==> flow/design.v <==
module ALU(input [31:0] a,b,input [3:0] EXE_CMD,input c,v, output reg [31:0] result, output [3:0] SR);
  reg C,V;
  wire N,Z;
  always@(*)begin
    result=32'b0;
    C=c;
    V=v;
    if(EXE_CMD==4'b0001)
      result=b;
    else if(EXE_CMD==4'b1001)
      result=~b;
    else if(EXE_CMD==4'b0010) begin
      {C,result}=a+b;
      V=(a[31]==b[31])&(a[31]!=result[31]);
    end
    else if(EXE_CMD==4'b0011) begin
      {C,result}=a+b+{31'b0,c};
      V=(a[31]==b[31])&(a[31]!=result[31]);
    end
    else if(EXE_CMD==4'b0100) begin
      {C,result}=a-b;
      V=(a[31]!=b[31])&(a[31]!=result[31]);
    end
    else if(EXE_CMD==4'b0101) begin
      {C,result}=a-b-{31'b0,~c};
      V=(a[31]!=b[31])&(a[31]!=result[31]);
    end
    else if(EXE_CMD==4'b0110)
      result=a&b;
    else if(EXE_CMD==4'b0111)
      result=a|b;
    else if(EXE_CMD==4'b1000)
      result=a^b;
  end
  assign N=result[31];
  assign Z=(result==32'b0);
  assign SR={N,Z,C,V};
endmodule
module ARM(input clk,rst,
           output [31:0] imem_addr,
           input [31:0] imem_rdata,
           output [31:0] dmem_addr,dmem_wdata,
           output dmem_we,
           input [31:0] dmem_rdata);
  wire [3:0] Dest_wb,SR,new_status,src1,src2;
  wire [3:0] ID_Stage_EXE_CMD,ID_Stage_Dest;
  wire [3:0] EXE_Stage_EXE_CMD,EXE_Stage_Dest;
  wire [3:0] MEM_Stage_EXE_CMD,MEM_Stage_Dest;
  wire [11:0] Shift_operand_IN,Shift_operand;
  wire [23:0] Signed_imm_24_IN,Signed_imm_24;
  wire [31:0] ID_Stage_pc,EXE_Stage_pc;
  wire [31:0] IF_Stage_instruction,ID_Stage_instruction_In;
  wire [31:0] Val_Rn_IN,Val_Rm_IN,Val_Rn,Val_Rm,MEM_Stage_Val_Rm;
  wire [31:0] EXE_Stage_ALU_result,MEM_Stage_ALU_result,WB_Stage_ALU_result;
  wire [31:0] BranchAddr;
  wire [31:0] Result_WB;
  wire [31:0] MEM_result,WB_Stage_MEM_result;
  wire [31:0] IF_Stage_pc;
  wire [3:0] SR_cond;
  wire Hazard_Detected,Branch_taken,writeBackEn;
  wire ID_Stage_WB_EN,ID_Stage_MEM_R_EN,ID_Stage_MEM_W_EN,ID_Stage_B,ID_Stage_S;
  wire imm_IN,imm,Two_Src,Rn_is_valid;
  wire EXE_Stage_WB_EN,EXE_Stage_MEM_R_EN,EXE_Stage_MEM_W_EN,EXE_Stage_S;
  wire MEM_Stage_WB_EN,MEM_Stage_MEM_R_EN,MEM_Stage_MEM_W_EN;
  wire WB_Stage_MEM_R_EN;
  assign SR_cond=EXE_Stage_S ? new_status : SR;
  IF_Stage if_stage(.clk(clk),
        .rst(rst),
        .freeze(Hazard_Detected),
        .Branch_taken(Branch_taken),
        .BranchAddr(BranchAddr),
        .imem_rdata(imem_rdata),
        .imem_addr(imem_addr),
        .PC(IF_Stage_pc),
        .Instruction(IF_Stage_instruction));
  IF_Stage_Reg if_stage_reg(.clk(clk),
        .rst(rst),
        .freeze(Hazard_Detected),
        .flush(Branch_taken),
        .PC_in(IF_Stage_pc),
        .Instruction_in(IF_Stage_instruction),
        .PC(ID_Stage_pc),
        .Instruction(ID_Stage_instruction_In));
  ID_Stage id_stage(.clk(clk),
        .rst(rst),
        .Instruction(ID_Stage_instruction_In),
        .Result_WB(Result_WB),
        .writeBackEn(writeBackEn),
        .Dest_wb(Dest_wb),
        .hazard(Hazard_Detected),
        .SR(SR_cond),
        .WB_EN(ID_Stage_WB_EN),
        .MEM_R_EN(ID_Stage_MEM_R_EN),
        .MEM_W_EN(ID_Stage_MEM_W_EN),
        .B(ID_Stage_B),
        .S(ID_Stage_S),
        .EXE_CMD(ID_Stage_EXE_CMD),
        .Val_Rn(Val_Rn_IN),
        .Val_Rm(Val_Rm_IN),
        .imm(imm_IN),
        .Shift_operand(Shift_operand_IN),
        .Signed_imm_24(Signed_imm_24_IN),
        .Dest(ID_Stage_Dest),
        .src1(src1),
        .src2(src2),
        .Two_src(Two_Src),
        .Rn_is_valid(Rn_is_valid));
  ID_Stage_Reg id_stage_reg(.clk(clk),
        .rst(rst),
        .flush(Branch_taken),
        .WB_EN_IN(ID_Stage_WB_EN),
        .MEM_R_EN_IN(ID_Stage_MEM_R_EN),
        .MEM_W_EN_IN(ID_Stage_MEM_W_EN),
        .B_IN(ID_Stage_B),
        .S_IN(ID_Stage_S),
        .EXE_CMD_IN(ID_Stage_EXE_CMD),
        .PC_IN(ID_Stage_pc),
        .Val_Rn_IN(Val_Rn_IN),
        .Val_Rm_IN(Val_Rm_IN),
        .imm_IN(imm_IN),
        .Shift_operand_IN(Shift_operand_IN),
        .Signed_imm_24_IN(Signed_imm_24_IN),
        .Dest_IN(ID_Stage_Dest),
        .WB_EN(EXE_Stage_WB_EN),
        .MEM_R_EN(EXE_Stage_MEM_R_EN),
        .MEM_W_EN(EXE_Stage_MEM_W_EN),
        .B(Branch_taken),
        .S(EXE_Stage_S),
        .EXE_CMD(EXE_Stage_EXE_CMD),
        .PC(EXE_Stage_pc),
        .Val_Rn(Val_Rn),
        .Val_Rm(Val_Rm),
        .imm(imm),
        .Shift_operand(Shift_operand),
        .Signed_imm_24(Signed_imm_24),
        .Dest(EXE_Stage_Dest));
  EXE_Stage exe_stage(.clk(clk),
        .EXE_CMD(EXE_Stage_EXE_CMD),
        .MEM_R_EN(EXE_Stage_MEM_R_EN),
        .MEM_W_EN(EXE_Stage_MEM_W_EN),
        .PC(EXE_Stage_pc),
        .Val_Rn(Val_Rn),
        .Val_Rm(Val_Rm),
        .imm(imm),
        .Shift_operand(Shift_operand),
        .Signed_imm_24(Signed_imm_24),
        .SR(SR),
        .ALU_result(EXE_Stage_ALU_result),
        .Br_addr(BranchAddr),
        .status(new_status));
  EXE_Stage_Reg exe_stage_reg(.clk(clk),
        .rst(rst),
        .WB_en_in(EXE_Stage_WB_EN),
        .MEM_R_EN_in(EXE_Stage_MEM_R_EN),
        .MEM_W_EN_in(EXE_Stage_MEM_W_EN),
        .ALU_result_in(EXE_Stage_ALU_result),
        .ST_val_in(Val_Rm),
        .Dest_in(EXE_Stage_Dest),
        .WB_en(MEM_Stage_WB_EN),
        .MEM_R_EN(MEM_Stage_MEM_R_EN),
        .MEM_W_EN(MEM_Stage_MEM_W_EN),
        .ALU_result(MEM_Stage_ALU_result),
        .ST_val(MEM_Stage_Val_Rm),
        .Dest(MEM_Stage_Dest));
  assign dmem_addr=MEM_Stage_ALU_result;
  assign dmem_wdata=MEM_Stage_Val_Rm;
  assign dmem_we=MEM_Stage_MEM_W_EN;
  assign MEM_result=dmem_rdata;
  MEM_reg mem_reg(.clk(clk),
        .rst(rst),
        .WB_en_in(MEM_Stage_WB_EN),
        .MEM_R_en_in(MEM_Stage_MEM_R_EN),
        .ALU_result_in(MEM_Stage_ALU_result),
        .Mem_read_value_in(MEM_result),
        .Dest_in(MEM_Stage_Dest),
        .WB_en(writeBackEn),
        .MEM_R_en(WB_Stage_MEM_R_EN),
        .ALU_result(WB_Stage_ALU_result),
        .Mem_read_value(WB_Stage_MEM_result),
        .Dest(Dest_wb));
  WB_Stage wb_stage(.ALU_result(WB_Stage_ALU_result),
        .MEM_result(WB_Stage_MEM_result),
        .MEM_R_en(WB_Stage_MEM_R_EN),
        .out(Result_WB));
  HazardDetectionUnit hazard_detection_unit(.src1(src1),
        .src2(src2),
        .Two_Src(Two_Src),
        .Rn_is_valid(Rn_is_valid),
        .Exe_Dest(EXE_Stage_Dest),
        .Exe_WB_EN(EXE_Stage_WB_EN),
        .Mem_Dest(MEM_Stage_Dest),
        .Mem_WB_EN(MEM_Stage_WB_EN),
        .Hazard_Detected(Hazard_Detected));
  StatusRegister status_register(.clk(clk),
        .rst(rst),
        .change_status(EXE_Stage_S),
        .status_in(new_status),
        .status_out(SR));
endmodule
module Adder#(parameter n=32)(input [n-1:0] a,b, output [n-1:0] result);
  assign result = a+b;
endmodule
module ConditionCheck(input [3:0] condition,SR,
                      output reg condition_check_result);
  wire n,z,c,v;
  assign {n,z,c,v}=SR;
  always@(*)begin
    condition_check_result=1'b0;
    if(condition==4'd0)
      condition_check_result=z;
    else if(condition==4'd1)
      condition_check_result=!z;
    else if(condition==4'd2)
      condition_check_result=c;
    else if(condition==4'd3)
      condition_check_result=!c;
    else if(condition==4'd4)
      condition_check_result=n;
    else if(condition==4'd5)
      condition_check_result=!n;
    else if(condition==4'd6)
      condition_check_result=v;
    else if(condition==4'd7)
      condition_check_result=!v;
    else if(condition==4'd8)
      condition_check_result=c&!z;
    else if(condition==4'd9)
      condition_check_result=!c|z;
    else if(condition==4'd10)
      condition_check_result=(n==v);
    else if(condition==4'd11)
      condition_check_result=(n!=v);
    else if(condition==4'd12)
      condition_check_result=!z &(n==v);
    else if(condition==4'd13)
      condition_check_result=z|(n!=v);
    else if(condition==4'd14)
      condition_check_result=1'b1;
  end  
endmodule
module ControlUnit(input [1:0] mode,
                   input [3:0] opcode,
                   input s,
                   output reg [3:0] EXE_CMD,
                   output reg memory_read_en,memory_write_en,WB_Enable,B,S,Rn_is_valid);
  always@(*)begin
    EXE_CMD=4'b0000;
    memory_read_en=1'b0;
    memory_write_en=1'b0;
    WB_Enable=1'b0;
    B=1'b0;
    S=1'b0;
    Rn_is_valid=1'b0;
    if(mode==2'b00) begin
      if(opcode==4'b1101) begin  
        EXE_CMD=4'b0001;
        memory_read_en=1'b0;
        memory_write_en=1'b0;
        WB_Enable=1'b1;
        B=1'b0;
        S=s;
        Rn_is_valid=1'b0;
      end
      else if(opcode==4'b1111) begin
        EXE_CMD=4'b1001;
        memory_read_en=1'b0;
        memory_write_en=1'b0;
        WB_Enable=1'b1;
        B=1'b0;
        S=s;
        Rn_is_valid=1'b0;
      end
      else if(opcode==4'b0100) begin
        EXE_CMD=4'b0010;
        memory_read_en=1'b0;
        memory_write_en=1'b0;
        WB_Enable=1'b1;
        B=1'b0;
        S=s;
        Rn_is_valid=1'b1;
      end
      else if(opcode==4'b0101) begin
        EXE_CMD=4'b0011;
        memory_read_en=1'b0;
        memory_write_en=1'b0;
        WB_Enable=1'b1;
        B=1'b0;
        S=s;
        Rn_is_valid=1'b1;
      end
      else if(opcode==4'b0010) begin
        EXE_CMD=4'b0100;
        memory_read_en=1'b0;
        memory_write_en=1'b0;
        WB_Enable=1'b1;
        B=1'b0;
        S=s;
        Rn_is_valid=1'b1;
      end
      else if(opcode==4'b0110) begin
        EXE_CMD=4'b0101;
        memory_read_en=1'b0;
        memory_write_en=1'b0;
        WB_Enable=1'b1;
        B=1'b0;
        S=s;
        Rn_is_valid=1'b1;
      end
      else if(opcode==4'b0000) begin
        EXE_CMD=4'b0110;
        memory_read_en=1'b0;
        memory_write_en=1'b0;
        WB_Enable=1'b1;
        B=1'b0;
        S=s;
        Rn_is_valid=1'b1;
      end
      else if(opcode==4'b1100) begin
        EXE_CMD=4'b0111;
        memory_read_en=1'b0;
        memory_write_en=1'b0;
        WB_Enable=1'b1;
        B=1'b0;
        S=s;
        Rn_is_valid=1'b1;
      end
      else if(opcode==4'b0001) begin
        EXE_CMD=4'b1000;
        memory_read_en=1'b0;
        memory_write_en=1'b0;
        WB_Enable=1'b1;
        B=1'b0;
        S=s;
        Rn_is_valid=1'b1;
      end
      else if(opcode==4'b1010) begin
        EXE_CMD=4'b0100;
        memory_read_en=1'b0;
        memory_write_en=1'b0;
        WB_Enable=1'b0;
        B=1'b0;
        S=1'b1;
        Rn_is_valid=1'b1;
      end
      else if(opcode==4'b1000) begin
        EXE_CMD=4'b0110;
        memory_read_en=1'b0;
        memory_write_en=1'b0;
        WB_Enable=1'b0;
        B=1'b0;
        S=1'b1;
        Rn_is_valid=1'b1;
      end
    end
    else if(mode==2'b01 && opcode==4'b0100) begin
      if(s==1'b1) begin
        EXE_CMD=4'b0010;
        memory_read_en=1'b1;
        memory_write_en=1'b0;
        WB_Enable=1'b1;
        B=1'b0;
        S=1'b0;
        Rn_is_valid=1'b1;
      end
      else if(s==1'b0) begin
        EXE_CMD=4'b0010;
        memory_read_en=1'b0;
        memory_write_en=1'b1;
        WB_Enable=1'b0;
        B=1'b0;
        S=1'b0;
        Rn_is_valid=1'b1;
      end
    end
    else if(mode==2'b10) begin
      memory_read_en=1'b0;
      memory_write_en=1'b0;
      WB_Enable=1'b0;
      B=1'b1;
      S=1'b0;
      Rn_is_valid=1'b0;
    end
  end
endmodule
module EXE_Stage(input clk,
                input [3:0] EXE_CMD,
                input MEM_R_EN,MEM_W_EN,
                input [31:0] PC,Val_Rn,Val_Rm,
                input imm,
                input [11:0] Shift_operand,
                input [23:0] Signed_imm_24,
                input [3:0] SR,
                output [31:0] ALU_result,Br_addr,
                output [3:0] status);
  wire [31:0] alu_b;
  wire [31:0] branch_immediate;
  assign branch_immediate={{8{Signed_imm_24[23]}},Signed_imm_24}<<2;
  wire memory_type_instruction;
  or _or(memory_type_instruction,MEM_R_EN,MEM_W_EN);
  ALU alu(.a(Val_Rn),
        .b(alu_b),
        .EXE_CMD(EXE_CMD),
        .c(SR[1]),
        .v(SR[0]),
        .result(ALU_result),
        .SR(status));
  Shifter shifter(.Val_Rm(Val_Rm),
        .Shift_operand(Shift_operand),
        .imm(imm),
        .memory_type_instruction(memory_type_instruction),
        .alu_b(alu_b));
  Adder #(32) adder(.a(PC),
        .b(branch_immediate),
        .result(Br_addr));
endmodule
module EXE_Stage_Reg(
                input clk,rst,WB_en_in,MEM_R_EN_in,MEM_W_EN_in,
                input [31:0] ALU_result_in,ST_val_in,
                input [3:0] Dest_in,
                output reg WB_en,MEM_R_EN,MEM_W_EN,
                output reg [31:0] ALU_result,ST_val,
                output reg [3:0] Dest);
  always@(posedge clk,posedge rst)begin
    if(rst) begin
      WB_en<=1'b0;
      MEM_R_EN<=1'b0;
      MEM_W_EN<=1'b0;
      ALU_result<=32'd0;
      ST_val<=32'd0;
      Dest<=4'd0;
    end
    else begin
    WB_en<=WB_en_in;
    MEM_R_EN<=MEM_R_EN_in;
    MEM_W_EN<=MEM_W_EN_in;
    ALU_result<=ALU_result_in;
    ST_val<=ST_val_in;
    Dest<=Dest_in; 
    end
  end
endmodule
module HazardDetectionUnit(input [3:0] src1,src2,
                            input Two_Src,Rn_is_valid,
                            input [3:0] Exe_Dest,
                            input Exe_WB_EN,
                            input [3:0] Mem_Dest,
                            input Mem_WB_EN,
                            output Hazard_Detected);
  reg execution_stage_hazard,memory_stage_hazard;
  always@(*) begin
    execution_stage_hazard=1'b0;
    memory_stage_hazard=1'b0;
    if(Exe_WB_EN) begin
      if((src1==Exe_Dest && Rn_is_valid) || (src2==Exe_Dest && Two_Src))
        execution_stage_hazard=1'b1;
    end
    if(Mem_WB_EN) begin
      if((src1==Mem_Dest && Rn_is_valid) || (src2==Mem_Dest && Two_Src))
        memory_stage_hazard=1'b1;
    end
  end
  or _or(Hazard_Detected,execution_stage_hazard,memory_stage_hazard);
endmodule
module ID_Stage(input clk,rst,
                input [31:0] Instruction,Result_WB,
                input writeBackEn,
                input [3:0] Dest_wb,
                input hazard,
                input [3:0] SR,
                output WB_EN,MEM_R_EN,MEM_W_EN,B,S,
                output [3:0] EXE_CMD,
                output [31:0] Val_Rn,Val_Rm,
                output imm,
                output [11:0] Shift_operand,
                output [23:0] Signed_imm_24,
                output [3:0] Dest,src1,src2,
                output Two_src,Rn_is_valid);
    wire [3:0] pre_EXE_CMD;
    wire s,pre_MEM_R_EN,pre_MEM_W_EN,pre_WB_EN,pre_B,pre_S;
    wire condition_check_result,imm_not,control_signal_selector;
    assign Dest=Instruction[15:12];
    assign s=Instruction[20];
    assign imm=Instruction[25];
    assign Shift_operand=Instruction[11:0];
    assign Signed_imm_24=Instruction[23:0];
    assign src1=Instruction[19:16];
    RegisterFile register_file(.clk(clk),
          .rst(rst),
          .src1(src1),
          .src2(src2),
          .Dest_wb(Dest_wb),
          .Result_WB(Result_WB),
          .writeBackEn(writeBackEn),
          .reg1(Val_Rn),
          .reg2(Val_Rm));
    ControlUnit control_unit(.mode(Instruction[27:26]),
          .opcode(Instruction[24:21]),
          .s(s),
          .EXE_CMD(pre_EXE_CMD),
          .memory_read_en(pre_MEM_R_EN),
          .memory_write_en(pre_MEM_W_EN),
          .WB_Enable(pre_WB_EN),
          .B(pre_B),
          .S(pre_S),
          .Rn_is_valid(Rn_is_valid));
    ConditionCheck condition_check(.condition(Instruction[31:28]),
          .SR(SR),
          .condition_check_result(condition_check_result));
    not _not(imm_not,imm);
    or _or(Two_src,imm_not,pre_MEM_W_EN); 
    and _and(control_signal_selector,condition_check_result,!hazard);
    Mux#(4) _mux1(.a(Instruction[3:0]),
          .b(Dest),
          .selector(pre_MEM_W_EN),
          .result(src2));
    Mux#(9) _mux2(.a(9'b000000000),
          .b({pre_EXE_CMD,pre_MEM_R_EN,pre_MEM_W_EN,pre_WB_EN,pre_B,pre_S}),
          .selector(control_signal_selector),
          .result({EXE_CMD,MEM_R_EN,MEM_W_EN,WB_EN,B,S}));
endmodule
module ID_Stage_Reg(input clk,rst,flush,
                input WB_EN_IN,MEM_R_EN_IN,MEM_W_EN_IN,
                input B_IN,S_IN,
                input [3:0] EXE_CMD_IN,
                input [31:0] PC_IN,
                input [31:0] Val_Rn_IN,Val_Rm_IN,
                input imm_IN,
                input [11:0] Shift_operand_IN,
                input [23:0] Signed_imm_24_IN,
                input [3:0] Dest_IN,
                output reg WB_EN,MEM_R_EN,MEM_W_EN,B,S,
                output reg [3:0] EXE_CMD,
                output reg [31:0] PC,
                output reg [31:0] Val_Rn,Val_Rm,
                output reg imm,
                output reg [11:0] Shift_operand,
                output reg [23:0] Signed_imm_24,
                output reg [3:0] Dest);
  always@(posedge clk,posedge rst)begin
    if(rst)begin
      WB_EN<=1'b0;
      MEM_R_EN<=1'b0;
      MEM_W_EN<=1'b0;
      B<=1'b0;
      S<=1'b0;
      EXE_CMD<=4'd0;
      PC<=32'd0;
      Val_Rn<=32'd0;
      Val_Rm<=32'd0;
      imm<=1'b0;
      Shift_operand<=12'd0;
      Signed_imm_24<=24'd0;
      Dest<=4'd0;
    end
    else if(flush)begin
      WB_EN<=1'b0;
      MEM_R_EN<=1'b0;
      MEM_W_EN<=1'b0;
      B<=1'b0;
      S<=1'b0;
      EXE_CMD<=4'd0;
      PC<=32'd0;
      Val_Rn<=32'd0;
      Val_Rm<=32'd0;
      imm<=1'b0;
      Shift_operand<=12'd0;
      Signed_imm_24<=24'd0;
      Dest<=4'd0;
    end
    else begin
      WB_EN<=WB_EN_IN;
      MEM_R_EN<=MEM_R_EN_IN;
      MEM_W_EN<=MEM_W_EN_IN;
      B<=B_IN;
      S<=S_IN;
      EXE_CMD<=EXE_CMD_IN;
      PC<=PC_IN;
      Val_Rn<=Val_Rn_IN;
      Val_Rm<=Val_Rm_IN;
      imm<=imm_IN;
      Shift_operand<=Shift_operand_IN;
      Signed_imm_24<=Signed_imm_24_IN;
      Dest<=Dest_IN;
    end
  end
endmodule
module IF_Stage(input clk,rst,freeze,Branch_taken,
                input [31:0] BranchAddr,
                input [31:0] imem_rdata,
                output [31:0] imem_addr,
                output [31:0] PC,Instruction);
  wire [31:0] buffered_pc;
  assign imem_addr=buffered_pc;
  assign Instruction=imem_rdata;
  PC_Handler pc_handler(.clk(clk),
        .rst(rst),
        .freeze(freeze),
        .Branch_taken(Branch_taken),
        .BranchAddr(BranchAddr),
        .buffered_pc(buffered_pc));
  Adder #(32) adder(.a(buffered_pc),
        .b(32'd4),
        .result(PC));
endmodule
module IF_Stage_Reg(input clk,rst,freeze,flush,
                input [31:0] PC_in,Instruction_in,
                output reg [31:0] PC,Instruction);
  always@(posedge clk,posedge rst)begin
    if(rst) begin
      PC<=32'd0;
      Instruction<=32'd0;
    end
    else if(flush) begin
      PC<=32'd0;
      Instruction<=32'd0;
    end
    else begin
      if(freeze) begin
        PC<=PC;
        Instruction<=Instruction;
      end
      else begin
        PC<=PC_in;
        Instruction<=Instruction_in;
      end
    end
  end
endmodule
module MEM_reg(input clk,rst,WB_en_in,MEM_R_en_in,
               input [31:0] ALU_result_in, Mem_read_value_in,
               input [3:0] Dest_in,
               output reg WB_en,MEM_R_en,
               output reg [31:0] ALU_result,Mem_read_value,
               output reg [3:0] Dest);
  always@(posedge clk,posedge rst)begin
    if(rst) begin
      WB_en<=1'b0;
      MEM_R_en<=1'b0;
      Dest<=4'd0;
      ALU_result<=32'd0;
      Mem_read_value<=32'd0;
    end
    else begin
    WB_en<=WB_en_in;
    MEM_R_en<=MEM_R_en_in;
    Dest<=Dest_in;
    ALU_result<=ALU_result_in;
    Mem_read_value<=Mem_read_value_in;
    end
  end
endmodule
module Mux#(parameter n=9)(input [n-1:0] a,b,input selector,output [n-1:0]result);
  assign result = selector?b:a;
endmodule
module PC_Handler(input clk,rst,freeze,Branch_taken,
                  input [31:0] BranchAddr,
                  output [31:0] buffered_pc);
  reg [31:0] pc;
  always@(posedge clk,posedge rst)begin
    if(rst) begin
      pc<=32'b0;
    end
    else if(Branch_taken)
      pc<=BranchAddr;
    else begin
      if(freeze)
        pc<=pc;
      else
        pc<=pc+32'd4;
    end
  end
  assign buffered_pc=pc;
endmodule
module RegisterFile(input clk,rst,
                    input [3:0] src1,src2,Dest_wb,
                    input [31:0] Result_WB,
                    input writeBackEn,
                    output [31:0] reg1,reg2);
  reg [31:0] registers[0:14];
  integer i;
  always@(posedge clk,posedge rst)begin
    if(rst) begin
      for(i=0;i<15;i=i+1)
        registers[i]<=i;
    end
    else if(writeBackEn && Dest_wb!=4'd15)
      registers[Dest_wb]<=Result_WB;
  end
  assign reg1=(src1==4'd15) ? 32'd0 :
              (writeBackEn && Dest_wb==src1) ? Result_WB : registers[src1];
  assign reg2=(src2==4'd15) ? 32'd0 :
              (writeBackEn && Dest_wb==src2) ? Result_WB : registers[src2];
endmodule
module Shifter(input [31:0] Val_Rm,
               input [11:0] Shift_operand,
               input imm,memory_type_instruction,
               output reg [31:0] alu_b);
  reg [4:0] rotate_imm;
  reg [39:0] immed,first_pre_value;
  reg [63:0] second_pre_value;
  always@(*)begin
    alu_b=Val_Rm;
    rotate_imm=5'b0;
    first_pre_value=40'b0;
    second_pre_value=64'b0;
    if(memory_type_instruction)
      alu_b={{20{Shift_operand[11]}},Shift_operand};
    else if(imm) begin
      rotate_imm={Shift_operand[11:8],1'b0};
      first_pre_value = {Shift_operand[7:0],24'b000000000000000000000000,Shift_operand[7:0]}>>rotate_imm;
      alu_b=first_pre_value[31:0];
    end
    else if(Shift_operand[4]==0) begin
      if(Shift_operand[6:5]==2'b00)
        alu_b=Val_Rm<<Shift_operand[11:7];
      if(Shift_operand[6:5]==2'b01)
        alu_b=Val_Rm>>Shift_operand[11:7];
      if(Shift_operand[6:5]==2'b10)
        alu_b=$signed(Val_Rm)>>>Shift_operand[11:7];
      if(Shift_operand[6:5]==2'b11) begin
        second_pre_value={Val_Rm,Val_Rm}>>Shift_operand[11:7];
        alu_b=second_pre_value[31:0];
      end
    end
  end 
endmodule
module StatusRegister(input clk,rst,change_status,
                      input [3:0] status_in,
                      output reg [3:0] status_out);
  always@(posedge clk,posedge rst)begin
    if(rst)
	    status_out<=4'b0000;
    else if(change_status)
      status_out<=status_in;
  end
endmodule
module WB_Stage(input [31:0] ALU_result,MEM_result,
                input MEM_R_en,
                output [31:0] out);
  Mux #(32) _mux(.a(ALU_result),
        .b(MEM_result),
        .selector(MEM_R_en),
        .result(out));
endmodule
* From RTL to reports: ARM *
Tool output for the design above, in the order of the flow.
Line numbers count from 1 in the design file above.
Operators: Yosys type, input widths -> output width; for muxes data width and select width s.
Library cell names are shortened.
A cell with -- has no value.

set-up
  top = ARM
  clock = clk
  standard-cell library = sky130hd
  library corner = tt_025C_1v80

* Word level *
Source: Yosys, flattened and elaborated. Widths are those after wreduce. Registers that Yosys merges into a memory's read port (data or address) are not register bits. Print and check cells do not count. Equal cells are merged and count once.

bit counts
  word-level cells = 338
  flip-flop bits (word level) = 867

operators by class
  muxes and demuxes = 130
  eq/ne operators = 98
  reduce/logical cells = 38
  shift-type cells = 5
  bitwise operators = 18
  $add $sub $neg = 6

operator list
  cell                   count
  $pmux 32 s15           2
  $mux 32                29
  $eq 4x4->1 const B     37
  $eq 4x3->1 const B     23
  $mux 1                 79
  $shr 64x5->32          1
  $mux 4                 14
  $eq 4x2->1 const B     11
  $shr 40x5->32          1
  $add 32x32->33         1
  $sub 32x32->33         1
  $add 33x1->33          1
  $sub 33x1->33          1
  $add 32x3->32 const B  1
  $add 32x32->32         1
  $and 32x32->32         1
  $or 32x32->32          1
  $xor 32x32->32         1
  $shl 32x5->32          1
  $shr 32x5->32          1
  $sshr 32x5->32         1
  $not 32->32            1
  $logic_not 32->1       1
  $reduce_and 2->1       15
  $eq 4x1->1 const B     6
  $eq 4x4->1             6
  $mux 24                1
  $logic_not 4->1        5

Not listed: further kinds 17, cells in them 51.

* Longest topological paths *
Yosys ltp: most cells in a row. Word level: on the elaborated netlist, between registers, memories and ports. Mapped: between sequential cells and ports; inverters and the memories' decode and read muxes count.

logic depth
  depth after elaboration = 39
  ABC_AREA = 0
  gate-level depth with buffers = 35
  mapped depth without buffers = 28

* Synthesis result *
Source: synth_stat.txt of the flow (Yosys; design flattened, memories mapped). It holds for the ABC_AREA given above (unset counts as 0); a run with the other value may have another netlist.
The area totals of this step are shown rounded.

cell types
  cell      count
  dfrtp_1   823
  a21oi_1   642
  nor2_1    685
  a22oi_1   337
  nand2_1   555
  o21ai_0   385
  ha_1      130
  clkbuf_1  412
  mux4_2    63
  mux2_2    103
  mux2i_1   115
  xnor2_1   130
  nand3_1   164
  dfstp_2   28
  nand4_1   102
  o22ai_1   102
  a222oi_1  60
  nor2b_1   86

Other cell types: 103; their cells: 1269.

synthesis totals
  flip-flop cells = 851
  cell count = 6191
  cell area after synthesis = 0.05391 mm²
  area of sequential cells = 0.02133 mm²

The figures by module come from a second, unflattened synthesis with its own total; it is not the netlist above.

second synthesis, totals
  cell total of the unflattened synthesis = 6392
  area (unflattened synthesis) = 0.06214 mm²

Rows give one instance, submodules left out.

by module
  module               times used  sequential area (mm²)  cells  area (mm²)
  RegisterFile         1           0.01205                2513   0.02752
  ALU                  1           0                      1374   0.008929
  Shifter              1           0                      932    0.007358
  ID_Stage_Reg         1           0.003654               309    0.004651
  Adder (n=32)         2           0                      241    0.001744
  IF_Stage_Reg         1           0.001602               207    0.002621
  PC_Handler           1           0.0008008              200    0.001852
  EXE_Stage_Reg        1           0.001777               72     0.00178
  MEM_reg              1           0.001752               71     0.001755
  Mux (n=32)           1           0                      36     0.0005443
  ID_Stage             1           0                      48     0.0003616
  ControlUnit          1           0                      37     0.0002665
  IF_Stage             1           0                      34     0.0002477
  HazardDetectionUnit  1           0                      25     0.0001914

Modules not listed: 7.

* Timing after synthesis *
Source: OpenSTA report_checks on the synthesized netlist (no wires, ideal clock, input and output delay 20% of the period each), path of least setup slack; recovery checks are left aside. Register names are those of the netlist, which keeps one name where synthesis merged equal registers.

timing after synthesis
  path type = flip-flop to flip-flop
  start = reg id_stage_reg.Shift_operand[8]
  end = reg id_stage_reg.EXE_CMD[3]
  required time = 11.889 ns
  setup slack = 4.420 ns
  clock period = 12.0 ns
  stages = 29
  path buffers = 5
  arrival time = 7.469 ns
  launch time at the first pin = 0.000 ns
  delay of the path = 7.580 ns
  synthesis period reached = 7.58 ns

"delay of the path" = arrival - input delay + setup time.
"stages" counts driving pins, that of a launching flip-flop among them; a cell with two outputs on the path counts twice.
"synthesis period reached" is the clock period less the worst setup slack; recovery checks do not enter. This is arithmetic on one report: input and output delays are still those of the set period (20% each).
A register here has more assigning lines than the two given.

on the way, after synthesis
  cells stage by stage = dfrtp_1 buf_2 buf_1 clkbuf_1 clkbuf_1 mux4_2 and2_1 a2111o_1 a211o_1 o31a_1 ha_1 a211oi_2 o21ai_2 o31ai_4 o21bai_1 a31o_2 a21o_1 or3_1 or3_1 clkbuf_1 or4_1 a21oi_1 nor3_1 a21oi_1 nand2_1 xnor2_1 a2111oi_0 o31ai_2 a2111oi_2
  elaborated cells on any way between the ends = 80
  classes of those cells = add/sub (4); eq/ne (8); shift (5); mux (45); logic (13); reduce/logical (5)

ends and longest elaborated chain, after synthesis
  element             RTL line  text
  start: declaration  536       output reg [11:0] Shift_operand,
  start: assignment   551       Shift_operand<=12'd0;
  start: assignment   581       Shift_operand<=Shift_operand_IN;
  end: assignment     546       EXE_CMD<=4'd0;
  end: assignment     561       EXE_CMD<=4'd0;
  end: declaration    532       output reg [3:0] EXE_CMD,

Chain of elaborated cells between the ends: none given.

* Worst path after layout *
Path of least setup slack in the final report of run A (OpenROAD, finished layout, wires in). Where an end is a register, its clock arrival counts in the times.

timing post-layout
  path type = flip-flop to flip-flop
  start = reg id_stage_reg.Shift_operand[7]
  end = reg id_stage_reg.B
  arrival time = 8.72 ns
  setup slack = 1.58 ns
  path buffers = 4
  stages = 29
  clock period = 9.68 ns
  required time = 10.30 ns
  launch time at the first pin = 0.74 ns

The rows between start and end are the longest chain of elaborated cells between them; the timing report does not say that the signal goes this way. Where chains are equally long, one stands for them.
Each line given opens the expression or statement behind the cell; cells for indexed reads and writes are added by Yosys, which also makes memories of some case tables.
A register here has more assigning lines than the two given.

on the way, post-layout
  cells stage by stage = dfrtp_4 buf_6 buf_16 mux2i_2 mux4_2 and2_1 a2111o_1 a211o_1 o31a_1 ha_1 or2_0 a221o_1 a211oi_1 o41ai_4 xnor2_2 nor2_1 nand4_1 or4_4 or3_1 a31oi_2 nor3_2 and4_4 nand2_2 o311ai_2 a211o_2 a211oi_4 buf_6 buf_12 nor4b_2
  cells in the longest elaborated chain = 38
  elaborated cells on any way between the ends = 80
  classes of those cells = add/sub (4); eq/ne (8); shift (5); mux (45); logic (13); reduce/logical (5)

ends and longest elaborated chain, post-layout
  element             RTL line  text
  start: declaration  536       output reg [11:0] Shift_operand,
  start: assignment   551       Shift_operand<=12'd0;
  start: assignment   581       Shift_operand<=Shift_operand_IN;
  $shl 32x5->32       715       alu_b=Val_Rm<<Shift_operand[11:7];
  $mux 32             714       if(Shift_operand[6:5]==2'b00)
  $mux 32             716       if(Shift_operand[6:5]==2'b01)
  $mux 32             718       if(Shift_operand[6:5]==2'b10)
  $mux 32             720       if(Shift_operand[6:5]==2'b11) begin
  $mux 32             713       else if(Shift_operand[4]==0) begin
  $mux 32             708       else if(imm) begin
  [24 not listed]     --
  $mux 1              215       else if(condition==4'd3)
  $mux 1              213       else if(condition==4'd2)
  $mux 1              211       else if(condition==4'd1)
  $mux 1              209       if(condition==4'd0)
  $and 1x1->1         511       and _and(control_signal_selector,condition_check_result,!hazard);
  $mux 9              653       assign result = selector?b:a;
  $mux 1              555       else if(flush)begin
  end: assignment     544       B<=1'b0;
  end: assignment     559       B<=1'b0;
  end: declaration    531       output reg WB_EN,MEM_R_EN,MEM_W_EN,B,S,

Subject: flow runs of ARM

Hi,

Measured data: module ARM, platform sky130hd, 4 stored runs of the flow under differing settings, order arbitrary. Input and output delays are each 20% of the period that was set; the output load is 0.01 pF.
By "achieved period" is meant the clock period of the run minus its worst setup slack. This is arithmetic on one report: input and output delays are still those of the set period (20% each).
"worst setup path time": the worst setup path's part of the clock period (all of it between registers, 20% less for each end at a port) less its slack. A launch clock that arrives late makes it longer, a capture clock that arrives late makes it shorter.
By "total power after layout" is meant OpenSTA's value without simulated activity: inputs other than the clock are taken to toggle once in ten clock periods, and the tool carries that through the logic.
Measured values are rounded.
Settings: . = not set for that run.

name                                   run A                   run B                   run C                   run D
CAP_MARGIN                             15                      20                      30                      20
CORE_MARGIN                            5                       2                       2                       2
CORE_UTILIZATION                       29                      40                      17                      40
CTS_CLUSTER_SIZE                       13                      .                       .                       .
GPL_ROUTABILITY_DRIVEN                 1                       .                       .                       .
PLACE_DENSITY_LB_ADDON                 0.08                    .                       .                       .
SETUP_SLACK_MARGIN                     2.11                    .                       .                       -0.63
SLEW_MARGIN                            10                      20                      20                      20
TNS_END_PERCENT                        20                      .                       .                       .
period_ns                              9.68                    10.7                    12.0                    10.7
PLACE_DENSITY                          .                       0.6                     0.6                     0.6
CELL_PAD_IN_SITES_DETAIL_PLACEMENT     .                       .                       1                       .
CELL_PAD_IN_SITES_GLOBAL_PLACEMENT     .                       .                       3                       .
CORE_ASPECT_RATIO                      .                       .                       1.37                    .
MIN_ROUTING_LAYER                      .                       .                       met2                    .
post-route worst hold slack (ns)       0.349                   0.354                   0.340                   0.354
worst setup path time (ns)             8.10                    10.29                   11.75                   10.29
class of the worst setup path          flip-flop to flip-flop  flip-flop to flip-flop  flip-flop to flip-flop  flip-flop to flip-flop
achieved period (ns)                   8.103                   10.291                  11.748                  10.291
die area (mm²)                         0.1946                  0.1377                  0.3217                  0.1377
total power after layout (uW)          29350                   23690                   24450                   23690
area of the synthesized netlist (mm²)  0.05391                 0.05391                 0.05391                 0.05391
worst setup slack after layout (ns)    1.577                   0.409                   0.252                   0.409
utilization after layout (%)           35.4                    45.9                    20.9                    45.9

Regards
